==> flow/design.v <==
`timescale 1ns/1ps
module e0 (x, y);
	input [31:0] x;
	output [31:0] y;
	assign y = {x[1:0],x[31:2]} ^ {x[12:0],x[31:13]} ^ {x[21:0],x[31:22]};
endmodule
module e1 (x, y);
	input [31:0] x;
	output [31:0] y;
	assign y = {x[5:0],x[31:6]} ^ {x[10:0],x[31:11]} ^ {x[24:0],x[31:25]};
endmodule
module ch (x, y, z, o);
	input [31:0] x, y, z;
	output [31:0] o;
	assign o = z ^ (x & (y ^ z));
endmodule
module maj (x, y, z, o);
	input [31:0] x, y, z;
	output [31:0] o;
	assign o = (x & y) | (z & (x | y));
endmodule
module s0 (x, y);
	input [31:0] x;
	output [31:0] y;
	assign y[31:29] = x[6:4] ^ x[17:15];
	assign y[28:0] = {x[3:0], x[31:7]} ^ {x[14:0],x[31:18]} ^ x[31:3];
endmodule
module s1 (x, y);
	input [31:0] x;
	output [31:0] y;
	assign y[31:22] = x[16:7] ^ x[18:9];
	assign y[21:0] = {x[6:0],x[31:17]} ^ {x[8:0],x[31:19]} ^ x[31:10];
endmodule
`timescale 1ns/1ps
module sha256_transform #(
	parameter LOOP = 6'd4
) (
	input clk,
	input feedback,
	input [5:0] cnt,
	input [255:0] rx_state,
	input [511:0] rx_input,
	output reg [255:0] tx_hash
);
	localparam Ks = {
		32'h428a2f98, 32'h71374491, 32'hb5c0fbcf, 32'he9b5dba5,
		32'h3956c25b, 32'h59f111f1, 32'h923f82a4, 32'hab1c5ed5,
		32'hd807aa98, 32'h12835b01, 32'h243185be, 32'h550c7dc3,
		32'h72be5d74, 32'h80deb1fe, 32'h9bdc06a7, 32'hc19bf174,
		32'he49b69c1, 32'hefbe4786, 32'h0fc19dc6, 32'h240ca1cc,
		32'h2de92c6f, 32'h4a7484aa, 32'h5cb0a9dc, 32'h76f988da,
		32'h983e5152, 32'ha831c66d, 32'hb00327c8, 32'hbf597fc7,
		32'hc6e00bf3, 32'hd5a79147, 32'h06ca6351, 32'h14292967,
		32'h27b70a85, 32'h2e1b2138, 32'h4d2c6dfc, 32'h53380d13,
		32'h650a7354, 32'h766a0abb, 32'h81c2c92e, 32'h92722c85,
		32'ha2bfe8a1, 32'ha81a664b, 32'hc24b8b70, 32'hc76c51a3,
		32'hd192e819, 32'hd6990624, 32'hf40e3585, 32'h106aa070,
		32'h19a4c116, 32'h1e376c08, 32'h2748774c, 32'h34b0bcb5,
		32'h391c0cb3, 32'h4ed8aa4a, 32'h5b9cca4f, 32'h682e6ff3,
		32'h748f82ee, 32'h78a5636f, 32'h84c87814, 32'h8cc70208,
		32'h90befffa, 32'ha4506ceb, 32'hbef9a3f7, 32'hc67178f2};
	genvar i;
	generate
		for (i = 0; i < 64/LOOP; i = i + 1) begin : HASHERS
			wire [511:0] W;
			wire [255:0] state;
			if(i == 0)
				sha256_digester U (
					.clk(clk),
					.k(Ks[32*(63-cnt) +: 32]),
					.rx_w(feedback ? W : rx_input),
					.rx_state(feedback ? state : rx_state),
					.tx_w(W),
					.tx_state(state)
				);
			else
				sha256_digester U (
					.clk(clk),
					.k(Ks[32*(63-LOOP*i-cnt) +: 32]),
					.rx_w(feedback ? W : HASHERS[i-1].W),
					.rx_state(feedback ? state : HASHERS[i-1].state),
					.tx_w(W),
					.tx_state(state)
				);
		end
	endgenerate
	always @ (posedge clk)
	begin
		if (!feedback)
		begin
			tx_hash[(((0)+1)*(32)-1):((0)*(32))] <= rx_state[(((0)+1)*(32)-1):((0)*(32))] + HASHERS[64/LOOP-6'd1].state[(((0)+1)*(32)-1):((0)*(32))];
			tx_hash[(((1)+1)*(32)-1):((1)*(32))] <= rx_state[(((1)+1)*(32)-1):((1)*(32))] + HASHERS[64/LOOP-6'd1].state[(((1)+1)*(32)-1):((1)*(32))];
			tx_hash[(((2)+1)*(32)-1):((2)*(32))] <= rx_state[(((2)+1)*(32)-1):((2)*(32))] + HASHERS[64/LOOP-6'd1].state[(((2)+1)*(32)-1):((2)*(32))];
			tx_hash[(((3)+1)*(32)-1):((3)*(32))] <= rx_state[(((3)+1)*(32)-1):((3)*(32))] + HASHERS[64/LOOP-6'd1].state[(((3)+1)*(32)-1):((3)*(32))];
			tx_hash[(((4)+1)*(32)-1):((4)*(32))] <= rx_state[(((4)+1)*(32)-1):((4)*(32))] + HASHERS[64/LOOP-6'd1].state[(((4)+1)*(32)-1):((4)*(32))];
			tx_hash[(((5)+1)*(32)-1):((5)*(32))] <= rx_state[(((5)+1)*(32)-1):((5)*(32))] + HASHERS[64/LOOP-6'd1].state[(((5)+1)*(32)-1):((5)*(32))];
			tx_hash[(((6)+1)*(32)-1):((6)*(32))] <= rx_state[(((6)+1)*(32)-1):((6)*(32))] + HASHERS[64/LOOP-6'd1].state[(((6)+1)*(32)-1):((6)*(32))];
			tx_hash[(((7)+1)*(32)-1):((7)*(32))] <= rx_state[(((7)+1)*(32)-1):((7)*(32))] + HASHERS[64/LOOP-6'd1].state[(((7)+1)*(32)-1):((7)*(32))];
		end
	end
endmodule
module sha256_digester (clk, k, rx_w, rx_state, tx_w, tx_state);
	input clk;
	input [31:0] k;
	input [511:0] rx_w;
	input [255:0] rx_state;
	output reg [511:0] tx_w;
	output reg [255:0] tx_state;
	wire [31:0] e0_w, e1_w, ch_w, maj_w, s0_w, s1_w;
	e0	e0_blk	(rx_state[(((0)+1)*(32)-1):((0)*(32))], e0_w);
	e1	e1_blk	(rx_state[(((4)+1)*(32)-1):((4)*(32))], e1_w);
	ch	ch_blk	(rx_state[(((4)+1)*(32)-1):((4)*(32))], rx_state[(((5)+1)*(32)-1):((5)*(32))], rx_state[(((6)+1)*(32)-1):((6)*(32))], ch_w);
	maj	maj_blk	(rx_state[(((0)+1)*(32)-1):((0)*(32))], rx_state[(((1)+1)*(32)-1):((1)*(32))], rx_state[(((2)+1)*(32)-1):((2)*(32))], maj_w);
	s0	s0_blk	(rx_w[63:32], s0_w);
	s1	s1_blk	(rx_w[479:448], s1_w);
	wire [31:0] t1 = rx_state[(((7)+1)*(32)-1):((7)*(32))] + e1_w + ch_w + rx_w[31:0] + k;
	wire [31:0] t2 = e0_w + maj_w;
	wire [31:0] new_w = s1_w + rx_w[319:288] + s0_w + rx_w[31:0];
	always @ (posedge clk)
	begin
		tx_w[511:480] <= new_w;
		tx_w[479:0] <= rx_w[511:32];
		tx_state[(((7)+1)*(32)-1):((7)*(32))] <= rx_state[(((6)+1)*(32)-1):((6)*(32))];
		tx_state[(((6)+1)*(32)-1):((6)*(32))] <= rx_state[(((5)+1)*(32)-1):((5)*(32))];
		tx_state[(((5)+1)*(32)-1):((5)*(32))] <= rx_state[(((4)+1)*(32)-1):((4)*(32))];
		tx_state[(((4)+1)*(32)-1):((4)*(32))] <= rx_state[(((3)+1)*(32)-1):((3)*(32))] + t1;
		tx_state[(((3)+1)*(32)-1):((3)*(32))] <= rx_state[(((2)+1)*(32)-1):((2)*(32))];
		tx_state[(((2)+1)*(32)-1):((2)*(32))] <= rx_state[(((1)+1)*(32)-1):((1)*(32))];
		tx_state[(((1)+1)*(32)-1):((1)*(32))] <= rx_state[(((0)+1)*(32)-1):((0)*(32))];
		tx_state[(((0)+1)*(32)-1):((0)*(32))] <= t1 + t2;
	end
endmodule
`timescale 1ns/1ps
module fpgaminer_top (clk, rst, midstate, data, mask, golden_nonce, golden_valid);
   parameter LOOP_LOG2 = 5;
   localparam [5:0] LOOP = (6'd1 << LOOP_LOG2);
   localparam [31:0] GOLDEN_NONCE_OFFSET = (32'd1 << (7 - LOOP_LOG2)) + 32'd1;
   input clk;
   input rst;
   input [255:0] midstate;
   input [95:0]  data;
   input [31:0]  mask;
   output reg [31:0] golden_nonce;
   output reg 	     golden_valid;
   reg [255:0] state;
   reg [511:0] data_r;
   reg [31:0]  nonce;
   wire        hash_clk = clk;
   wire [255:0] hash, hash2;
   reg [5:0] 	cnt;
   reg 		feedback;
   sha256_transform #(.LOOP(LOOP)) uut (
					.clk(hash_clk),
					.feedback(feedback),
					.cnt(cnt),
					.rx_state(state),
					.rx_input(data_r),
					.tx_hash(hash)
					);
   sha256_transform #(.LOOP(LOOP)) uut2 (
					 .clk(hash_clk),
					 .feedback(feedback),
					 .cnt(cnt),
					 .rx_state(256'h5be0cd191f83d9ab9b05688c510e527fa54ff53a3c6ef372bb67ae856a09e667),
					 .rx_input({256'h0000010000000000000000000000000000000000000000000000000080000000, hash}),
					 .tx_hash(hash2)
					 );
   reg [255:0] 	midstate_buf, data_buf;
   reg [31:0] 	mask_buf;
   reg 		is_golden_ticket;
   reg 		feedback_d1;
   reg [2:0] 	primed;
   wire [5:0] 	cnt_next;
   wire [31:0] 	nonce_next;
   wire 	feedback_next;
   wire 	reset = rst;
   assign cnt_next =  reset ? 6'd0 : (LOOP == 1) ? 6'd0 : (cnt + 6'd1) & (LOOP-1);
   assign feedback_next = (LOOP == 1) ? 1'b0 : (cnt_next != {(LOOP_LOG2){1'b0}});
   assign nonce_next =
		      reset ? 32'd0 :
		      feedback_next ? nonce : (nonce + 32'd1);
   always @ (posedge hash_clk)
     begin
	midstate_buf <= midstate;
	data_buf <= {160'd0, data};
	mask_buf <= mask;
	cnt <= cnt_next;
	feedback <= feedback_next;
	feedback_d1 <= feedback;
	state <= midstate_buf;
	data_r <= {384'h000002800000000000000000000000000000000000000000000000000000000000000000000000000000000080000000, nonce_next, data_buf[95:0]};
	nonce <= nonce_next;
	if (reset)
	  primed <= 3'd0;
	else if (!feedback_d1 && primed != 3'd6)
	  primed <= primed + 3'd1;
	is_golden_ticket <= ((hash2[255:224] & mask_buf) == 32'h00000000) && !feedback_d1 && (primed == 3'd6) && !reset;
	if(is_golden_ticket)
	  begin
	     if (LOOP == 1)
	       golden_nonce <= nonce - 32'd131;
	     else if (LOOP == 2)
	       golden_nonce <= nonce - 32'd66;
	     else
	       golden_nonce <= nonce - GOLDEN_NONCE_OFFSET;
	  end
	golden_valid <= is_golden_ticket && !reset;
     end
endmodule
Memo
Re: synthesis data of fpgaminer_top

Reports on fpgaminer_top
Each step is given for the RTL above and for the edited RTL.
Lines under "before" count in the file above, lines under "after" in the edited file.
"difference": "after" minus "before" as printed here. "rel. change": 100 x difference / "before".
Operators carry their Yosys type and port widths (W data, S select, Z words).
Cell names lack the library's common part.
The mark - stands for no value.
Inputs
  top: fpgaminer_top
  clock port: clk
  cell library: sky130hd
  timing corner: tt_025C_1v80

The edit
Unified diff, file above to edited file.
The edited RTL no longer does the same as the RTL above: the edit was made by script, with no optimisation intended.
begin of diff
@@ -109,5 +109,5 @@
 	wire [31:0] e0_w, e1_w, ch_w, maj_w, s0_w, s1_w;
 	e0	e0_blk	(rx_state[(((0)+1)*(32)-1):((0)*(32))], e0_w);
-	e1	e1_blk	(rx_state[(((4)+1)*(32)-1):((4)*(32))], e1_w);
+	assign e1_w = 0;
 	ch	ch_blk	(rx_state[(((4)+1)*(32)-1):((4)*(32))], rx_state[(((5)+1)*(32)-1):((5)*(32))], rx_state[(((6)+1)*(32)-1):((6)*(32))], ch_w);
 	maj	maj_blk	(rx_state[(((0)+1)*(32)-1):((0)*(32))], rx_state[(((1)+1)*(32)-1):((1)*(32))], rx_state[(((2)+1)*(32)-1):((2)*(32))], maj_w);
end of diff

Word level
Source: Yosys, flattened and elaborated, memories not mapped. Widths are those after wreduce. Registers that Yosys merges into a memory's read port (data or address) are not register bits. Print and check cells do not count. Equal cells are merged and count once.
Bit counts
  bits in registers: before 4428, after 4428, difference 0, rel. change 0.00%
  bits in latches: before 0, after 0, difference 0
  bits in writable memories: before 0, after 0, difference 0
  ROM bits: before 0, after 0, difference 0
  clocked read ports x word width: before 0, after 0, difference 0
  memories: before 0, after 0, difference 0
  output and inout bits: before 33, after 33, difference 0, rel. change 0.00%
  word-level cells: before 180, after 168, difference -12, rel. change -6.67%
Cells by class
  add/subtract/negate cells: before 62, after 58, difference -4, rel. change -6.45%
  $mul: before 0, after 0, difference 0
  divide/modulo/power cells: before 0, after 0, difference 0
  magnitude comparators: before 0, after 0, difference 0
  equality and inequality tests: before 2, after 2, difference 0, rel. change 0.00%
  shift operators: before 2, after 2, difference 0, rel. change 0.00%
  multiplexer cells: before 11, after 11, difference 0, rel. change 0.00%
  bitwise gates (word level): before 69, after 61, difference -8, rel. change -11.59%
  reduce/logical cells: before 9, after 9, difference 0, rel. change 0.00%
Operator list
  $xor A32 B32 Y32: before 24, after 16, difference -8, rel. change -33.33%
  $add A32 B32 Y32: before 48, after 44, difference -4, rel. change -8.33%
  $and A32 B32 Y32: before 13, after 13, difference 0, rel. change 0.00%
  $or A32 B32 Y32: before 8, after 8, difference 0, rel. change 0.00%
  $xor A22 B22 Y22: before 8, after 8, difference 0, rel. change 0.00%
  $xor A29 B29 Y29: before 8, after 8, difference 0, rel. change 0.00%
  $logic_and A1 B1 Y1: before 5, after 5, difference 0, rel. change 0.00%
  $mux W256: before 4, after 4, difference 0, rel. change 0.00%
  $xor A10 B10 Y10: before 4, after 4, difference 0, rel. change 0.00%
  $xor A3 B3 Y3: before 4, after 4, difference 0, rel. change 0.00%
  $add A31 B32 Y32 const A: before 3, after 3, difference 0, rel. change 0.00%
  $add A32 B32 Y32 const A: before 3, after 3, difference 0, rel. change 0.00%
  $logic_not A1 Y1: before 2, after 2, difference 0, rel. change 0.00%
  $mux W32: before 2, after 2, difference 0, rel. change 0.00%
  $mux W480: before 2, after 2, difference 0, rel. change 0.00%
  $mux W512: before 2, after 2, difference 0, rel. change 0.00%
  $shiftx A2048 B32 Y32 const A: before 2, after 2, difference 0, rel. change 0.00%
  $add A29 B32 Y32 const A: before 1, after 1, difference 0, rel. change 0.00%
  $add A3 B1 Y3 const B: before 1, after 1, difference 0, rel. change 0.00%
  $add A30 B32 Y32 const A: before 1, after 1, difference 0, rel. change 0.00%
  $add A32 B1 Y32 const B: before 1, after 1, difference 0, rel. change 0.00%
  $add A5 B1 Y5 const B: before 1, after 1, difference 0, rel. change 0.00%
  $eq A3 B3 Y1 const B: before 1, after 1, difference 0, rel. change 0.00%
  $logic_not A32 Y1: before 1, after 1, difference 0, rel. change 0.00%
  $mux W5: before 1, after 1, difference 0, rel. change 0.00%
  $ne A3 B3 Y1 const B: before 1, after 1, difference 0, rel. change 0.00%
  $reduce_bool A6 Y1: before 1, after 1, difference 0, rel. change 0.00%
  $sub A32 B3 Y32 const B: before 1, after 1, difference 0, rel. change 0.00%
The list need not be complete.

Depth
Yosys ltp: most cells in a row. Word level: on the elaborated netlist, between registers, memories and ports. Mapped: between sequential cells and ports; inverters and the memories' decode and read muxes count.
Logic depth
  depth in word-level cells: before 8, after 8, difference 0, rel. change 0.00%
  ABC_AREA: before 0, after 0
  depth in mapped cells: before 43, after 44, difference +1, rel. change +2.33%
  gate-level depth less buffers: before 40, after 39, difference -1, rel. change -2.50%

Netlist
Source: synth_stat.txt of the flow (Yosys; design flattened, memories mapped). It holds for the ABC_AREA given above (unset counts as 0); a run with the other value may have another netlist.
Synthesis totals
  mapped cells: before 17019, after 16285, difference -734, rel. change -4.31%
  cell area after synthesis (mm²): before 0.189234, after 0.1829292, difference -0.0063048, rel. change -3.33%
  mapped flip-flops: before 4172, after 4172, difference 0, rel. change 0.00%
  buffers: before 541, after 486, difference -55, rel. change -10.17%
Cells by type
  xnor2_1: before 1470, after 1247, difference -223, rel. change -15.17%
  inv_1: before 1676, after 1495, difference -181, rel. change -10.80%
  buf_2: before 211, after 62, difference -149, rel. change -70.62%
  fa_1: before 729, after 584, difference -145, rel. change -19.89%
  mux2i_1: before 647, after 533, difference -114, rel. change -17.62%
  mux2_2: before 1649, after 1758, difference +109, rel. change +6.61%
  clkbuf_1: before 271, after 353, difference +82, rel. change +30.26%
  a21oi_1: before 661, after 583, difference -78, rel. change -11.80%
  nor2_1: before 668, after 626, difference -42, rel. change -6.29%
  a21o_1: before 288, after 250, difference -38, rel. change -13.19%
  nand2_1: before 620, after 590, difference -30, rel. change -4.84%
  o21ai_0: before 395, after 369, difference -26, rel. change -6.58%
  nor3_1: before 117, after 139, difference +22, rel. change +18.80%
  or3_1: before 39, after 61, difference +22, rel. change +56.41%
  and3_1: before 56, after 73, difference +17, rel. change +30.36%
  o2111ai_1: before 27, after 10, difference -17, rel. change -62.96%
  a211oi_1: before 74, after 59, difference -15, rel. change -20.27%
  maj3_1: before 71, after 86, difference +15, rel. change +21.13%
The list need not be complete.
The figures by module come from a second, unflattened synthesis with its own total; it is not the netlist above.
Unflattened totals
  cell total of the unflattened synthesis: before 18898, after 18198, difference -700, rel. change -3.70%
  area total of the unflattened synthesis (mm²): before 0.2217865, after 0.2146546, difference -0.0071319, rel. change -3.22%
Rows give one instance, submodules left out.
By module, before
  sha256_digester: instances 4, cells 2051, area 0.0260725 mm²
  sha256_transform (LOOP=32): instances 2, cells 4401, area 0.0419978 mm²
  fpgaminer_top: instances 1, cells 1124, area 0.0186116 mm²
  e0: instances 4, cells 32, area 0.000772 mm²
  e1: instances 4, cells 32, area 0.0007645 mm²
  s0: instances 4, cells 32, area 0.0007194 mm²
  s1: instances 4, cells 32, area 0.0006256 mm²
  ch: instances 4, cells 32, area 0.0004805 mm²
  maj: instances 4, cells 32, area 0.0003603 mm²
By module, after
  sha256_digester: instances 4, cells 1908, area 0.025054 mm²
  sha256_transform (LOOP=32): instances 2, cells 4401, area 0.0419978 mm²
  fpgaminer_top: instances 1, cells 1124, area 0.0186116 mm²
  e0: instances 4, cells 32, area 0.000772 mm²
  s0: instances 4, cells 32, area 0.0007194 mm²
  s1: instances 4, cells 32, area 0.0006256 mm²
  ch: instances 4, cells 32, area 0.0004805 mm²
  maj: instances 4, cells 32, area 0.0003603 mm²

Timing after synthesis
Source: OpenSTA report_checks on the synthesized netlist (no wires, ideal clock, input and output delay 20% of the period each), path of least setup slack; recovery checks are left aside. Register names are those of the netlist, which keeps one name where synthesis merged equal registers.
Path post-synthesis
  path kind: before register to register, after register to register
  from: before reg feedback, after reg feedback
  to: before reg uut2.HASHERS[0].genblk1.U.tx_state[153], after reg uut2.HASHERS[0].genblk1.U.tx_state[31]
  clock period (ps): before 12000, after 12000, difference 0, rel. change 0.00%
  launch time at the first pin (ps): before 0, after 0, difference 0
  data arrival time (ps): before 16415, after 13458, difference -2957, rel. change -18.01%
  data required time (ps): before 11928, after 11871, difference -57, rel. change -0.48%
  path slack (ps): before -4487, after -1588, difference +2899
  delay of the path (ps): before 16487, after 13587, difference -2900, rel. change -17.59%
  stages on the path: before 35, after 25, difference -10, rel. change -28.57%
  period reached after synthesis (ps): before 16487, after 13588, difference -2899, rel. change -17.58%
"delay of the path" = arrival - input delay + setup time.
"stages on the path": output pins that drive a net of the path, with the launching flip-flop's if there is one; two outputs of one cell count as two.
"period reached after synthesis" = period - worst setup slack (recovery checks aside). The figure is calculated, with input and output delays left at 20% of the set period.
Between the ends stands the longest chain of elaborated cells between them, by number of cells; it is not shown to be the way that was timed. Of several equally long chains one is given.
Each line given opens the expression or statement behind the cell; cells for indexed reads and writes are added by Yosys, which also makes memories of some case tables.
On the way, post-synthesis, before
  path through: dfxtp_1 buf_2 buf_2 buf_2 inv_1 clkbuf_1 clkbuf_1 nor2_1 fa_1 fa_1 fa_1 inv_1 ha_1 a21o_1 a311o_1 o311a_1 nor2_1 o21ai_0 a31o_2 a21o_1 a21oi_1 o21ba_2 xnor2_1 ha_1 a21o_1 a2111oi_0 o21ai_0 a31oi_1 o211ai_1 a311oi_1 a2111oi_1 or3_1 a21o_1 a21oi_1 xnor2_1
  cells in the longest elaborated chain: 8
RTL lines, path post-synthesis, before
  start, declared: line 151  | reg feedback;
  start, assigned: line 188  | feedback <= feedback_next;
  $mux W256: line 72  | .rx_state(feedback ? state : rx_state),
  $xor A32 B32 Y32 x2: line 10  | assign y = {x[5:0],x[31:6]} ^ {x[10:0],x[31:11]} ^ {x[24:0],x[31:25]};
  $add A32 B32 Y32 x4: line 116  | wire [31:0] t1 = rx_state[(((7)+1)*(32)-1):((7)*(32))] + e1_w + ch_w + rx_w[31:0] + k;
  $add A32 B32 Y32: line 126  | tx_state[(((4)+1)*(32)-1):((4)*(32))] <= rx_state[(((3)+1)*(32)-1):((3)*(32))] + t1;
  end, assigned: line 126
  end, declared: line 108  | output reg [255:0] tx_state;
On the way, post-synthesis, after
  path through: dfxtp_1 buf_2 buf_1 inv_1 clkbuf_1 buf_1 nor2_1 fa_1 ha_1 inv_1 fa_1 nor2b_1 o21ai_0 a21boi_0 o21ai_0 a21boi_0 o21ai_0 a21oi_1 a221oi_1 o41ai_1 a41oi_1 a211oi_1 a41o_1 o41ai_1 xnor2_1
  cells in the longest elaborated chain: 8
RTL lines, path post-synthesis, after
  start, declared: line 151  | reg feedback;
  start, assigned: line 188  | feedback <= feedback_next;
  $mux W256: line 72  | .rx_state(feedback ? state : rx_state),
  $xor A32 B32 Y32: line 15  | assign o = z ^ (x & (y ^ z));
  $and A32 B32 Y32: line 15
  $xor A32 B32 Y32: line 15
  $add A32 B32 Y32 x3: line 116  | wire [31:0] t1 = rx_state[(((7)+1)*(32)-1):((7)*(32))] + e1_w + ch_w + rx_w[31:0] + k;
  $add A32 B32 Y32: line 130  | tx_state[(((0)+1)*(32)-1):((0)*(32))] <= t1 + t2;
  end, assigned: line 130
  end, declared: line 108  | output reg [255:0] tx_state;

Path in the finished layout
Path of least setup slack in the final report of each run of pair 1 (OpenROAD, finished layout, wires in). Where an end is a register, its clock arrival counts in the times.
The report prints the path's times to 10 ps; the period is as set.
Path post-layout
  path kind: before register to register, after register to register
  from: before reg cnt[0], after reg cnt[0]
  to: before reg uut.HASHERS[0].genblk1.U.tx_state[156], after reg uut.HASHERS[1].genblk1.U.tx_state[29]
  clock period (ps): before 12000, after 12000, difference 0, rel. change 0.00%
  launch time at the first pin (ps): before 980, after 970, difference -10, rel. change -1.02%
  data arrival time (ps): before 11530, after 11150, difference -380, rel. change -3.30%
  data required time (ps): before 12910, after 12920, difference +10, rel. change +0.08%
  path slack (ps): before 1380, after 1770, difference +390
  stages on the path: before 37, after 30, difference -7, rel. change -18.92%
Between the ends stands the longest chain of elaborated cells between them, by number of cells; it is not shown to be the way that was timed. Of several equally long chains one is given.
On the way, post-layout, before
  path through: dfxtp_1 buf_4 inv_1 ha_1 nor2_1 a211oi_1 a211oi_1 a21oi_1 fa_1 inv_1 ha_1 inv_1 fa_1 inv_1 ha_1 fa_1 a21oi_1 o21ai_1 o41a_2 a21o_1 a21o_1 xnor2_1 inv_1 ha_1 a21o_1 a21o_1 a21o_1 a22oi_1 o21ai_1 a221oi_1 maj3_1 a211oi_1 o21ai_0 o31ai_2 a21oi_1 o21ai_1 xor2_1
  cells in the longest elaborated chain: 4
RTL lines, path post-layout, before
  start, assigned: line 187  | cnt <= cnt_next;
  $sub A6 B5 Y7: line 70  | .k(Ks[32*(63-cnt) +: 32]),
  $shiftx A2048 B32 Y32: line 70
  $add A32 B32 Y32: line 116  | wire [31:0] t1 = rx_state[(((7)+1)*(32)-1):((7)*(32))] + e1_w + ch_w + rx_w[31:0] + k;
  $add A32 B32 Y32: line 126  | tx_state[(((4)+1)*(32)-1):((4)*(32))] <= rx_state[(((3)+1)*(32)-1):((3)*(32))] + t1;
  end, assigned: line 126
  end, declared: line 108  | output reg [255:0] tx_state;
On the way, post-layout, after
  path through: dfxtp_1 buf_4 inv_1 ha_1 nand2_1 nand2_1 a21oi_1 a31oi_1 fa_1 inv_1 fa_1 inv_1 ha_1 a211o_1 a211o_1 a2bb2oi_1 o21ai_1 a21boi_0 o21bai_1 xor2_1 xor2_1 ha_1 ha_1 and4_1 a211o_1 a211oi_1 o21ai_0 and3_1 or4_1 o211ai_1
  cells in the longest elaborated chain: 4
RTL lines, path post-layout, after
  start, assigned: line 187  | cnt <= cnt_next;
  $sub A5 B5 Y6: line 79  | .k(Ks[32*(63-LOOP*i-cnt) +: 32]),
  $shiftx A2048 B32 Y32: line 79
  $add A32 B32 Y32: line 116  | wire [31:0] t1 = rx_state[(((7)+1)*(32)-1):((7)*(32))] + e1_w + ch_w + rx_w[31:0] + k;
  $add A32 B32 Y32: line 130  | tx_state[(((0)+1)*(32)-1):((0)*(32))] <= t1 + t2;
  end, assigned: line 130
  end, declared: line 108  | output reg [255:0] tx_state;

Measured runs
Both versions went through the flow (Yosys, OpenROAD) with the same settings in each pair. Constraints: input delay and output delay 20% of the set period each, output load 0.01 pF.
Settings, pair 1
  CORE_UTILIZATION: 45
  PLACE_DENSITY: 0.6
  period_ns: 12.0
  CAP_MARGIN: 20
  CORE_MARGIN: 2
  SLEW_MARGIN: 20
Measured results, pair 1
  mapped cell area after synthesis (mm²): before 0.189234, after 0.1829292, difference -0.0063048, rel. change -3.33%
  overall die area (mm²): before 0.425724, after 0.411625, difference -0.014099, rel. change -3.31%
  std-cell area (final layout) (mm²): before 0.216538, after 0.209779, difference -0.006759, rel. change -3.12%
  final utilization (%): before 51.6, after 51.7, difference +0.1
  worst setup slack after layout (ps): before 1377, after 1766, difference +389
  setup TNS (ps): before 0, after 0, difference 0
